==> flow/design.v <==
`timescale 1ns / 1ps
module gain_core #(
    parameter integer DWIDTH = 16,  
    parameter integer GWIDTH = 16,  
    parameter integer FBITS  = 12   
)(
    input  wire                     clk,
    input  wire                     rst_n,      
    input  wire                     ce,         
    input  wire                     en,         
    input  wire signed [DWIDTH-1:0] data_i,     
    input  wire signed [GWIDTH-1:0] data_gain,  
    output reg  signed [DWIDTH-1:0] data_o      
);
    wire signed [DWIDTH+GWIDTH-1:0] mult_raw;
    wire signed [DWIDTH+GWIDTH-1:0] mult_rounded;
    wire signed [DWIDTH+GWIDTH-1-FBITS:0] mult_scaled;
    localparam signed [DWIDTH-1:0] MAX_VAL = {1'b0, {(DWIDTH-1){1'b1}}};  
    localparam signed [DWIDTH-1:0] MIN_VAL = {1'b1, {(DWIDTH-1){1'b0}}};  
    assign mult_raw = data_i * data_gain;
    assign mult_rounded = mult_raw + (1 << (FBITS-1));
    assign mult_scaled = mult_rounded >>> FBITS;
    always @(posedge clk) begin
        if (!rst_n) begin
            data_o <= 0;
        end else if (ce) begin
            if (!en) begin
                data_o <= data_i;
            end else begin
                if (mult_scaled > MAX_VAL) begin
                    data_o <= MAX_VAL;
                end else if (mult_scaled < MIN_VAL) begin
                    data_o <= MIN_VAL;
                end else begin
                    data_o <= mult_scaled[DWIDTH-1:0];
                end
            end
        end
    end
endmodule
`timescale 1ns / 1ps
module axis_gain_wrapper #(
    parameter integer C_S_AXI_DATA_WIDTH = 32,
    parameter integer C_S_AXI_ADDR_WIDTH = 4,
    parameter integer AUDIO_WIDTH        = 16,
    parameter integer GAIN_FBITS         = 12
)(
    input  wire aclk,
    input  wire aresetn,
    input  wire [31:0] s_axis_tdata,
    input  wire        s_axis_tlast,
    input  wire        s_axis_tvalid,
    output wire        s_axis_tready,
    output wire [31:0] m_axis_tdata,
    output wire        m_axis_tlast,
    output wire        m_axis_tvalid,
    input  wire        m_axis_tready,
    input  wire [C_S_AXI_ADDR_WIDTH-1:0] s_axi_awaddr,
    input  wire                          s_axi_awvalid,
    output reg                           s_axi_awready,
    input  wire [C_S_AXI_DATA_WIDTH-1:0] s_axi_wdata,
    input  wire [3:0]                    s_axi_wstrb,
    input  wire                          s_axi_wvalid,
    output reg                           s_axi_wready,
    output reg  [1:0]                    s_axi_bresp,
    output reg                           s_axi_bvalid,
    input  wire                          s_axi_bready,
    input  wire [C_S_AXI_ADDR_WIDTH-1:0] s_axi_araddr,
    input  wire                          s_axi_arvalid,
    output reg                           s_axi_arready,
    output reg  [C_S_AXI_DATA_WIDTH-1:0] s_axi_rdata,
    output reg  [1:0]                    s_axi_rresp,
    output reg                           s_axi_rvalid,
    input  wire                          s_axi_rready
);
    reg [31:0] reg_control;
    reg [31:0] reg_gain_l;
    reg [31:0] reg_gain_r;
    wire [1:0] addr_w = s_axi_awaddr[3:2];
    wire [1:0] addr_r = s_axi_araddr[3:2];
    always @(posedge aclk) begin
        if (!aresetn) begin
            s_axi_awready <= 1'b0;
            s_axi_wready  <= 1'b0;
            s_axi_bvalid  <= 1'b0;
            s_axi_bresp   <= 2'b00;
            reg_control <= 32'b0;
            reg_gain_l  <= 32'h0000_1000;  
            reg_gain_r  <= 32'h0000_1000;
        end else begin
            if (!s_axi_awready && s_axi_awvalid && s_axi_wvalid) begin
                s_axi_awready <= 1'b1;
                s_axi_wready  <= 1'b1;
                case (addr_w)
                    2'h0: reg_control <= s_axi_wdata;
                    2'h1: reg_gain_l  <= s_axi_wdata;
                    2'h2: reg_gain_r  <= s_axi_wdata;
                    default: ;
                endcase
            end else begin
                s_axi_awready <= 1'b0;
                s_axi_wready  <= 1'b0;
            end
            if (s_axi_awready && !s_axi_bvalid) begin
                s_axi_bvalid <= 1'b1;
                s_axi_bresp  <= 2'b00;
            end else if (s_axi_bready) begin
                s_axi_bvalid <= 1'b0;
            end
        end
    end
    always @(posedge aclk) begin
        if (!aresetn) begin
            s_axi_arready <= 1'b0;
            s_axi_rvalid  <= 1'b0;
            s_axi_rdata   <= 32'b0;
            s_axi_rresp   <= 2'b00;
        end else begin
            if (!s_axi_arready && s_axi_arvalid) begin
                s_axi_arready <= 1'b1;
                s_axi_rvalid  <= 1'b1;
                case (addr_r)
                    2'h0: s_axi_rdata <= reg_control;
                    2'h1: s_axi_rdata <= reg_gain_l;
                    2'h2: s_axi_rdata <= reg_gain_r;
                    default: s_axi_rdata <= 32'b0;
                endcase
            end else begin
                s_axi_arready <= 1'b0;
                if (s_axi_rvalid && s_axi_rready)
                    s_axi_rvalid <= 1'b0;
            end
        end
    end
    reg valid_d;
    reg last_d;
    wire stream_ready = m_axis_tready || !valid_d;
    assign s_axis_tready = stream_ready;
    assign m_axis_tvalid = valid_d;
    assign m_axis_tlast  = last_d;
    wire core_ce     = stream_ready;
    wire gain_enable = reg_control[0];
    gain_core #(
        .DWIDTH(AUDIO_WIDTH),
        .GWIDTH(16),
        .FBITS (GAIN_FBITS)
    ) u_gain_l (
        .clk       (aclk),
        .rst_n     (aresetn),
        .ce        (core_ce),
        .en        (gain_enable),
        .data_i    (s_axis_tdata[15:0]),
        .data_gain (reg_gain_l[15:0]),
        .data_o    (m_axis_tdata[15:0])
    );
    gain_core #(
        .DWIDTH(AUDIO_WIDTH),
        .GWIDTH(16),
        .FBITS (GAIN_FBITS)
    ) u_gain_r (
        .clk       (aclk),
        .rst_n     (aresetn),
        .ce        (core_ce),
        .en        (gain_enable),
        .data_i    (s_axis_tdata[31:16]),
        .data_gain (reg_gain_r[15:0]),
        .data_o    (m_axis_tdata[31:16])
    );
    always @(posedge aclk) begin
        if (!aresetn) begin
            valid_d <= 1'b0;
            last_d  <= 1'b0;
        end else if (stream_ready) begin
            valid_d <= s_axis_tvalid;
            last_d  <= s_axis_tlast;
        end
    end
endmodule
Lab notebook: axis_gain_wrapper

======== Step by step through the tools: axis_gain_wrapper ========
Each step is given for the RTL above and for the edited RTL.
"unedited" refers to lines of the RTL above, "edited" to lines of the edited file.
"difference" is "edited" less "unedited", of the values as shown.
The mark -- stands for no value.
design
  top module .............................. axis_gain_wrapper
  clock port .............................. aclk
  standard-cell library ................... sky130hd
  timing corner ........................... tt_025C_1v80

======== The edit ========
The edit as a unified diff against the file above.
This change comes from a script, not from a designer. The edited design behaves differently; no optimisation was intended.
begin of diff
@@ -18,5 +18,7 @@
     localparam signed [DWIDTH-1:0] MAX_VAL = {1'b0, {(DWIDTH-1){1'b1}}};  
     localparam signed [DWIDTH-1:0] MIN_VAL = {1'b1, {(DWIDTH-1){1'b0}}};  
-    assign mult_raw = data_i * data_gain;
+    reg signed [DWIDTH+GWIDTH-1:0] mult_raw_reg;
+    always @(posedge clk) mult_raw_reg <= data_i * data_gain;
+    assign mult_raw = mult_raw_reg;
     assign mult_rounded = mult_raw + (1 << (FBITS-1));
     assign mult_scaled = mult_rounded >>> FBITS;
end of diff

======== Word-level counts ========
Source: Yosys, flattened and elaborated, memories not mapped. Widths are those after wreduce. Registers that Yosys merges into a memory's read port (data or address) are not register bits. Print and check cells do not count. Equal cells are merged and count once.
storage and ports
  what                        unedited  edited  difference
  register bits               166       230     +64
  output and inout port bits  76        76      0
cells by class
  what                  unedited  edited  difference
  $add $sub $neg        2         2       0
  multipliers           2         2       0
  $lt $le $gt $ge       4         4       0
  eq/ne operators       4         4       0
  muxes and demuxes     13        13      0
  reduce/logical cells  17        17      0
Operator kinds equal on both sides are left out: 15.

======== Logic depth ========
Depth = most cells in a row (Yosys ltp): at word level without a register or memory, in the mapped netlist without a sequential cell, where the memories' decode and read muxes count.
depth
  what                           unedited  edited  difference
  depth after elaboration        6         5       -1
  ABC_AREA                       0         0       --
  mapped depth                   27        24      -3
  gate-level depth less buffers  23        23      0

======== Mapped cells and area ========
The flow's flattened synthesis, as Yosys stat reports it; memories are mapped. The netlist is that of the ABC_AREA named above (0 if unset); the other value can give another one.
mapped netlist
  what                   unedited  edited   difference
  cells in the netlist   3002      3069     +67
  synthesis area (um^2)  26113.8   27149.8  +1036.0
  flip-flops             166       208      +42
  buffers                166       158      -8
cells by type
  cell type                  unedited  edited  difference
  sky130_fd_sc_hd__dfxtp_1   166       208     +42
  sky130_fd_sc_hd__nor2_1    118       160     +42
  sky130_fd_sc_hd__a21oi_1   188       154     -34
  sky130_fd_sc_hd__nor3_1    5         26      +21
  sky130_fd_sc_hd__o21ai_1   21        1       -20
  sky130_fd_sc_hd__and2_1    237       254     +17
  sky130_fd_sc_hd__o21ai_0   52        36      -16
  sky130_fd_sc_hd__o211a_1   0         15      +15
  sky130_fd_sc_hd__xor2_1    19        33      +14
  sky130_fd_sc_hd__xnor2_1   43        55      +12
  sky130_fd_sc_hd__nand2_1   490       479     -11
  sky130_fd_sc_hd__nor4_1    2         12      +10
  sky130_fd_sc_hd__a21o_1    24        16      -8
  sky130_fd_sc_hd__nand3_1   12        20      +8
  sky130_fd_sc_hd__a31oi_1   9         1       -8
  sky130_fd_sc_hd__ha_1      154       160     +6
  sky130_fd_sc_hd__or2_2     7         1       -6
  sky130_fd_sc_hd__nand2b_1  14        9       -5
Cell types equal on both sides are left out: 8.
Not every row of either side is listed.
The figures by module come from a second, unflattened synthesis with its own total; it is not the netlist above.
unflattened totals
  what                                            unedited  edited   difference
  cells (unflattened synthesis)                   2946      3028     +82
  area total of the unflattened synthesis (um^2)  27203.6   28001.9  +798.3
Rows give one instance, submodules left out.
by module, unedited
  module             times used  cells  area (um^2)  sequential area (um^2)
  gain_core          2           1192   10734.0      320.3
  axis_gain_wrapper  1           562    5735.5       2682.6
by module, edited
  module             times used  cells  area (um^2)  sequential area (um^2)
  gain_core          2           1233   11133.2      740.7
  axis_gain_wrapper  1           562    5735.5       2682.6

======== Path before layout ========
Source: OpenSTA report_checks on the synthesized netlist (no wires, ideal clock, input and output delay 20% of the period each), path of least setup slack; recovery checks are left aside. Register names are those of the netlist, which keeps one name where synthesis merged equal registers.
path post-synthesis
  what                                 unedited                     edited                              difference
  kind                                 input port to flip-flop      input port to flip-flop             --
  from                                 input s_axis_tdata[15]       input s_axis_tdata[26]              --
  to                                   register u_gain_l.data_o[2]  register u_gain_r.mult_raw_reg[30]  --
  clock period (ns)                    8.0                          8.0                                 0.0
  input delay (ns)                     1.600                        1.600                               0.000
  setup time (ns)                      0.123                        0.072                               -0.051
  time at the first pin (ns)           1.600                        1.600                               0.000
  arrival time (ns)                    7.867                        7.300                               -0.567
  required time (ns)                   7.877                        7.928                               +0.051
  setup slack (ns)                     0.011                        0.628                               +0.617
  delay of the path (ns)               6.390                        5.772                               -0.618
  driving pins on the path             26                           19                                  -7
  period reached after synthesis (ns)  7.989                        7.372                               -0.617
"delay of the path" is the arrival time less input delay plus setup time.
"driving pins on the path" counts driving pins, that of a launching flip-flop among them; a cell with two outputs on the path counts twice.
"period reached after synthesis" = period - worst setup slack (recovery checks aside). The figure is calculated, with input and output delays left at 20% of the set period.
The rows between start and end are the longest chain of elaborated cells between them; the timing report does not say that the signal goes this way. Where chains are equally long, one stands for them.
Each line given opens the expression or statement behind the cell; cells for indexed reads and writes are added by Yosys, which also makes memories of some case tables.
At most two assigning lines are given for a register; there are more.
between the ends, post-synthesis, unedited
  cell sequence ........................... sky130_fd_sc_hd__clkbuf_1 -> sky130_fd_sc_hd__clkbuf_1 -> sky130_fd_sc_hd__nand2_1 -> sky130_fd_sc_hd__fa_1 -> sky130_fd_sc_hd__inv_1 -> sky130_fd_sc_hd__fa_1 -> sky130_fd_sc_hd__inv_1 -> sky130_fd_sc_hd__fa_1 -> sky130_fd_sc_hd__inv_1 -> sky130_fd_sc_hd__fa_1 -> sky130_fd_sc_hd__inv_1 -> sky130_fd_sc_hd__fa_1 -> sky130_fd_sc_hd__inv_1 -> sky130_fd_sc_hd__fa_1 -> sky130_fd_sc_hd__ha_1 -> sky130_fd_sc_hd__nand4_1 -> sky130_fd_sc_hd__or2_2 -> sky130_fd_sc_hd__nor2_1 -> sky130_fd_sc_hd__o211ai_1 -> sky130_fd_sc_hd__nand2_1 -> sky130_fd_sc_hd__nor2_1 -> sky130_fd_sc_hd__xnor2_1 -> sky130_fd_sc_hd__o31ai_1 -> sky130_fd_sc_hd__buf_2 -> sky130_fd_sc_hd__o21a_1 -> sky130_fd_sc_hd__o21ai_0
  length of the longest elaborated chain .. 6
RTL lines, path post-synthesis, unedited
  what                           RTL line  text
  start: declaration             50        input  wire [31:0] s_axis_tdata,
  multiplier 16 x 16 -> 32 bit   20        assign mult_raw = data_i * data_gain;
  adder 32 x 13 -> 32 bit        21        assign mult_rounded = mult_raw + (1 << (FBITS-1));
  < comparator 20 x 16 -> 1 bit  32        end else if (mult_scaled < MIN_VAL) begin
  two-way mux 16 bit             32
  two-way mux 16 bit             30        if (mult_scaled > MAX_VAL) begin
  two-way mux 16 bit             27        if (!en) begin
  end: assignment                28        data_o <= data_i;
  end: assignment                35        data_o <= mult_scaled[DWIDTH-1:0];
  end: declaration               13        output reg  signed [DWIDTH-1:0] data_o
between the ends, post-synthesis, edited
  cell sequence ........................... sky130_fd_sc_hd__clkbuf_1 -> sky130_fd_sc_hd__nand2_1 -> sky130_fd_sc_hd__fa_1 -> sky130_fd_sc_hd__fa_1 -> sky130_fd_sc_hd__fa_1 -> sky130_fd_sc_hd__fa_1 -> sky130_fd_sc_hd__inv_1 -> sky130_fd_sc_hd__fa_1 -> sky130_fd_sc_hd__fa_1 -> sky130_fd_sc_hd__ha_1 -> sky130_fd_sc_hd__nand4_1 -> sky130_fd_sc_hd__o211ai_1 -> sky130_fd_sc_hd__a211oi_4 -> sky130_fd_sc_hd__a311oi_1 -> sky130_fd_sc_hd__a31o_2 -> sky130_fd_sc_hd__o41a_1 -> sky130_fd_sc_hd__a211o_1 -> sky130_fd_sc_hd__a21oi_2 -> sky130_fd_sc_hd__xnor2_1
  length of the longest elaborated chain .. 1
RTL lines, path post-synthesis, edited
  what                          RTL line  text
  start: declaration            52        input  wire [31:0] s_axis_tdata,
  multiplier 16 x 16 -> 32 bit  21        always @(posedge clk) mult_raw_reg <= data_i * data_gain;
  end: assignment               21
  end: declaration              20        reg signed [DWIDTH+GWIDTH-1:0] mult_raw_reg;

======== Path in the finished layout ========
Path of least setup slack in the final report of each run of pair 1 (OpenROAD, finished layout, wires in). Where an end is a register, its clock arrival counts in the times.
path after layout
  what                        unedited                     edited                              difference
  kind                        input port to flip-flop      input port to flip-flop             --
  from                        input s_axis_tdata[5]        input s_axis_tdata[26]              --
  to                          register u_gain_l.data_o[1]  register u_gain_r.mult_raw_reg[30]  --
  clock period (ns)           7.82                         7.82                                0.00
  input delay (ns)            1.56                         1.56                                0.00
  setup time (ns)             0.11                         0.07                                -0.04
  time at the first pin (ns)  1.56                         1.56                                0.00
  arrival time (ns)           8.05                         8.00                                -0.05
  required time (ns)          8.20                         8.30                                +0.10
  setup slack (ns)            0.15                         0.31                                +0.16
  driving pins on the path    25                           18                                  -7
The rows between start and end are the longest chain of elaborated cells between them; the timing report does not say that the signal goes this way. Where chains are equally long, one stands for them.
At most two assigning lines are given for a register; there are more.
between the ends, after layout, unedited
  cell sequence ........................... sky130_fd_sc_hd__clkdlybuf4s50_1 -> sky130_fd_sc_hd__buf_12 -> sky130_fd_sc_hd__buf_4 -> sky130_fd_sc_hd__buf_4 -> sky130_fd_sc_hd__and2_1 -> sky130_fd_sc_hd__fa_1 -> sky130_fd_sc_hd__fa_1 -> sky130_fd_sc_hd__ha_2 -> sky130_fd_sc_hd__fa_1 -> sky130_fd_sc_hd__inv_1 -> sky130_fd_sc_hd__fa_1 -> sky130_fd_sc_hd__fa_1 -> sky130_fd_sc_hd__inv_1 -> sky130_fd_sc_hd__ha_1 -> sky130_fd_sc_hd__a211o_1 -> sky130_fd_sc_hd__a211oi_2 -> sky130_fd_sc_hd__o31ai_2 -> sky130_fd_sc_hd__a211oi_2 -> sky130_fd_sc_hd__o21ai_1 -> sky130_fd_sc_hd__xnor2_1 -> sky130_fd_sc_hd__nand3_1 -> sky130_fd_sc_hd__o31ai_4 -> sky130_fd_sc_hd__buf_6 -> sky130_fd_sc_hd__o21a_1 -> sky130_fd_sc_hd__o21ai_0
  length of the longest elaborated chain .. 6
RTL lines, path after layout, unedited
  what                           RTL line  text
  start: declaration             50        input  wire [31:0] s_axis_tdata,
  multiplier 16 x 16 -> 32 bit   20        assign mult_raw = data_i * data_gain;
  adder 32 x 13 -> 32 bit        21        assign mult_rounded = mult_raw + (1 << (FBITS-1));
  < comparator 20 x 16 -> 1 bit  32        end else if (mult_scaled < MIN_VAL) begin
  two-way mux 16 bit             32
  two-way mux 16 bit             30        if (mult_scaled > MAX_VAL) begin
  two-way mux 16 bit             27        if (!en) begin
  end: assignment                28        data_o <= data_i;
  end: assignment                35        data_o <= mult_scaled[DWIDTH-1:0];
  end: declaration               13        output reg  signed [DWIDTH-1:0] data_o
between the ends, after layout, edited
  cell sequence ........................... sky130_fd_sc_hd__clkdlybuf4s50_1 -> sky130_fd_sc_hd__nand2_1 -> sky130_fd_sc_hd__fa_1 -> sky130_fd_sc_hd__fa_1 -> sky130_fd_sc_hd__fa_1 -> sky130_fd_sc_hd__fa_1 -> sky130_fd_sc_hd__inv_1 -> sky130_fd_sc_hd__fa_1 -> sky130_fd_sc_hd__fa_1 -> sky130_fd_sc_hd__ha_1 -> sky130_fd_sc_hd__and4_1 -> sky130_fd_sc_hd__a211oi_4 -> sky130_fd_sc_hd__a311oi_1 -> sky130_fd_sc_hd__a31o_2 -> sky130_fd_sc_hd__o41a_1 -> sky130_fd_sc_hd__a211o_1 -> sky130_fd_sc_hd__a21oi_2 -> sky130_fd_sc_hd__xnor2_1
  length of the longest elaborated chain .. 1
RTL lines, path after layout, edited
  what                          RTL line  text
  start: declaration            52        input  wire [31:0] s_axis_tdata,
  multiplier 16 x 16 -> 32 bit  21        always @(posedge clk) mult_raw_reg <= data_i * data_gain;
  end: assignment               21
  end: declaration              20        reg signed [DWIDTH+GWIDTH-1:0] mult_raw_reg;

======== Measured runs ========
Runs of the flow (Yosys, OpenROAD) on both versions; the two runs of a pair have the same settings. The constraints put input and output delay at 20% of the set period each and load the outputs with 0.01 pF.
flow settings, pair 1
  period_ns ............................... 7.82
  CAP_MARGIN .............................. 20
  CORE_MARGIN ............................. 2
  CORE_UTILIZATION ........................ 40
  SLEW_MARGIN ............................. 20
measured results, pair 1
  what                                       unedited  edited   difference
  chip area after synthesis (Yosys) (um^2)   26113.8   27149.8  +1036.0
  overall die area (um^2)                    67345.4   69973.5  +2628.1
  post-route utilization                     0.487     0.468    -0.019
  worst slack on setup checks (ns)           0.146     0.309    +0.163
  total negative slack on setup checks (ns)  0.000     0.000    0.000
  overall power (uW)                         3440      4109     +669
  clock period reached (ns)                  7.674     7.511    -0.163
flow settings, pair 2
  CORE_UTILIZATION ........................ 19
  CTS_CLUSTER_DIAMETER .................... 60
  GPL_ROUTABILITY_DRIVEN .................. 0
  GPL_TIMING_DRIVEN ....................... 0
  MAX_ROUTING_LAYER ....................... met4
  PLACE_DENSITY_LB_ADDON .................. 0.1
  SLEW_MARGIN ............................. 30
  TNS_END_PERCENT ......................... 65
  period_ns ............................... 11.9
  CAP_MARGIN .............................. 20
  CORE_MARGIN ............................. 2
measured results, pair 2
  what                                       unedited  edited    difference
  chip area after synthesis (Yosys) (um^2)   26113.8   27149.8   +1036.0
  overall die area (um^2)                    140423.0  145932.0  +5509.0
  post-route utilization                     0.223     0.225     +0.002
  worst slack on setup checks (ns)           1.363     2.123     +0.760
  total negative slack on setup checks (ns)  0.000     0.000     0.000
  overall power (uW)                         2163      2648      +485
  clock period reached (ns)                  10.537    9.777     -0.760
By "clock period reached" is meant the clock period of the run minus its worst setup slack. This is arithmetic on one report: input and output delays are still those of the set period (20% each).
"overall power" rests on the timing tool's default activity at the inputs, not on a simulated workload.
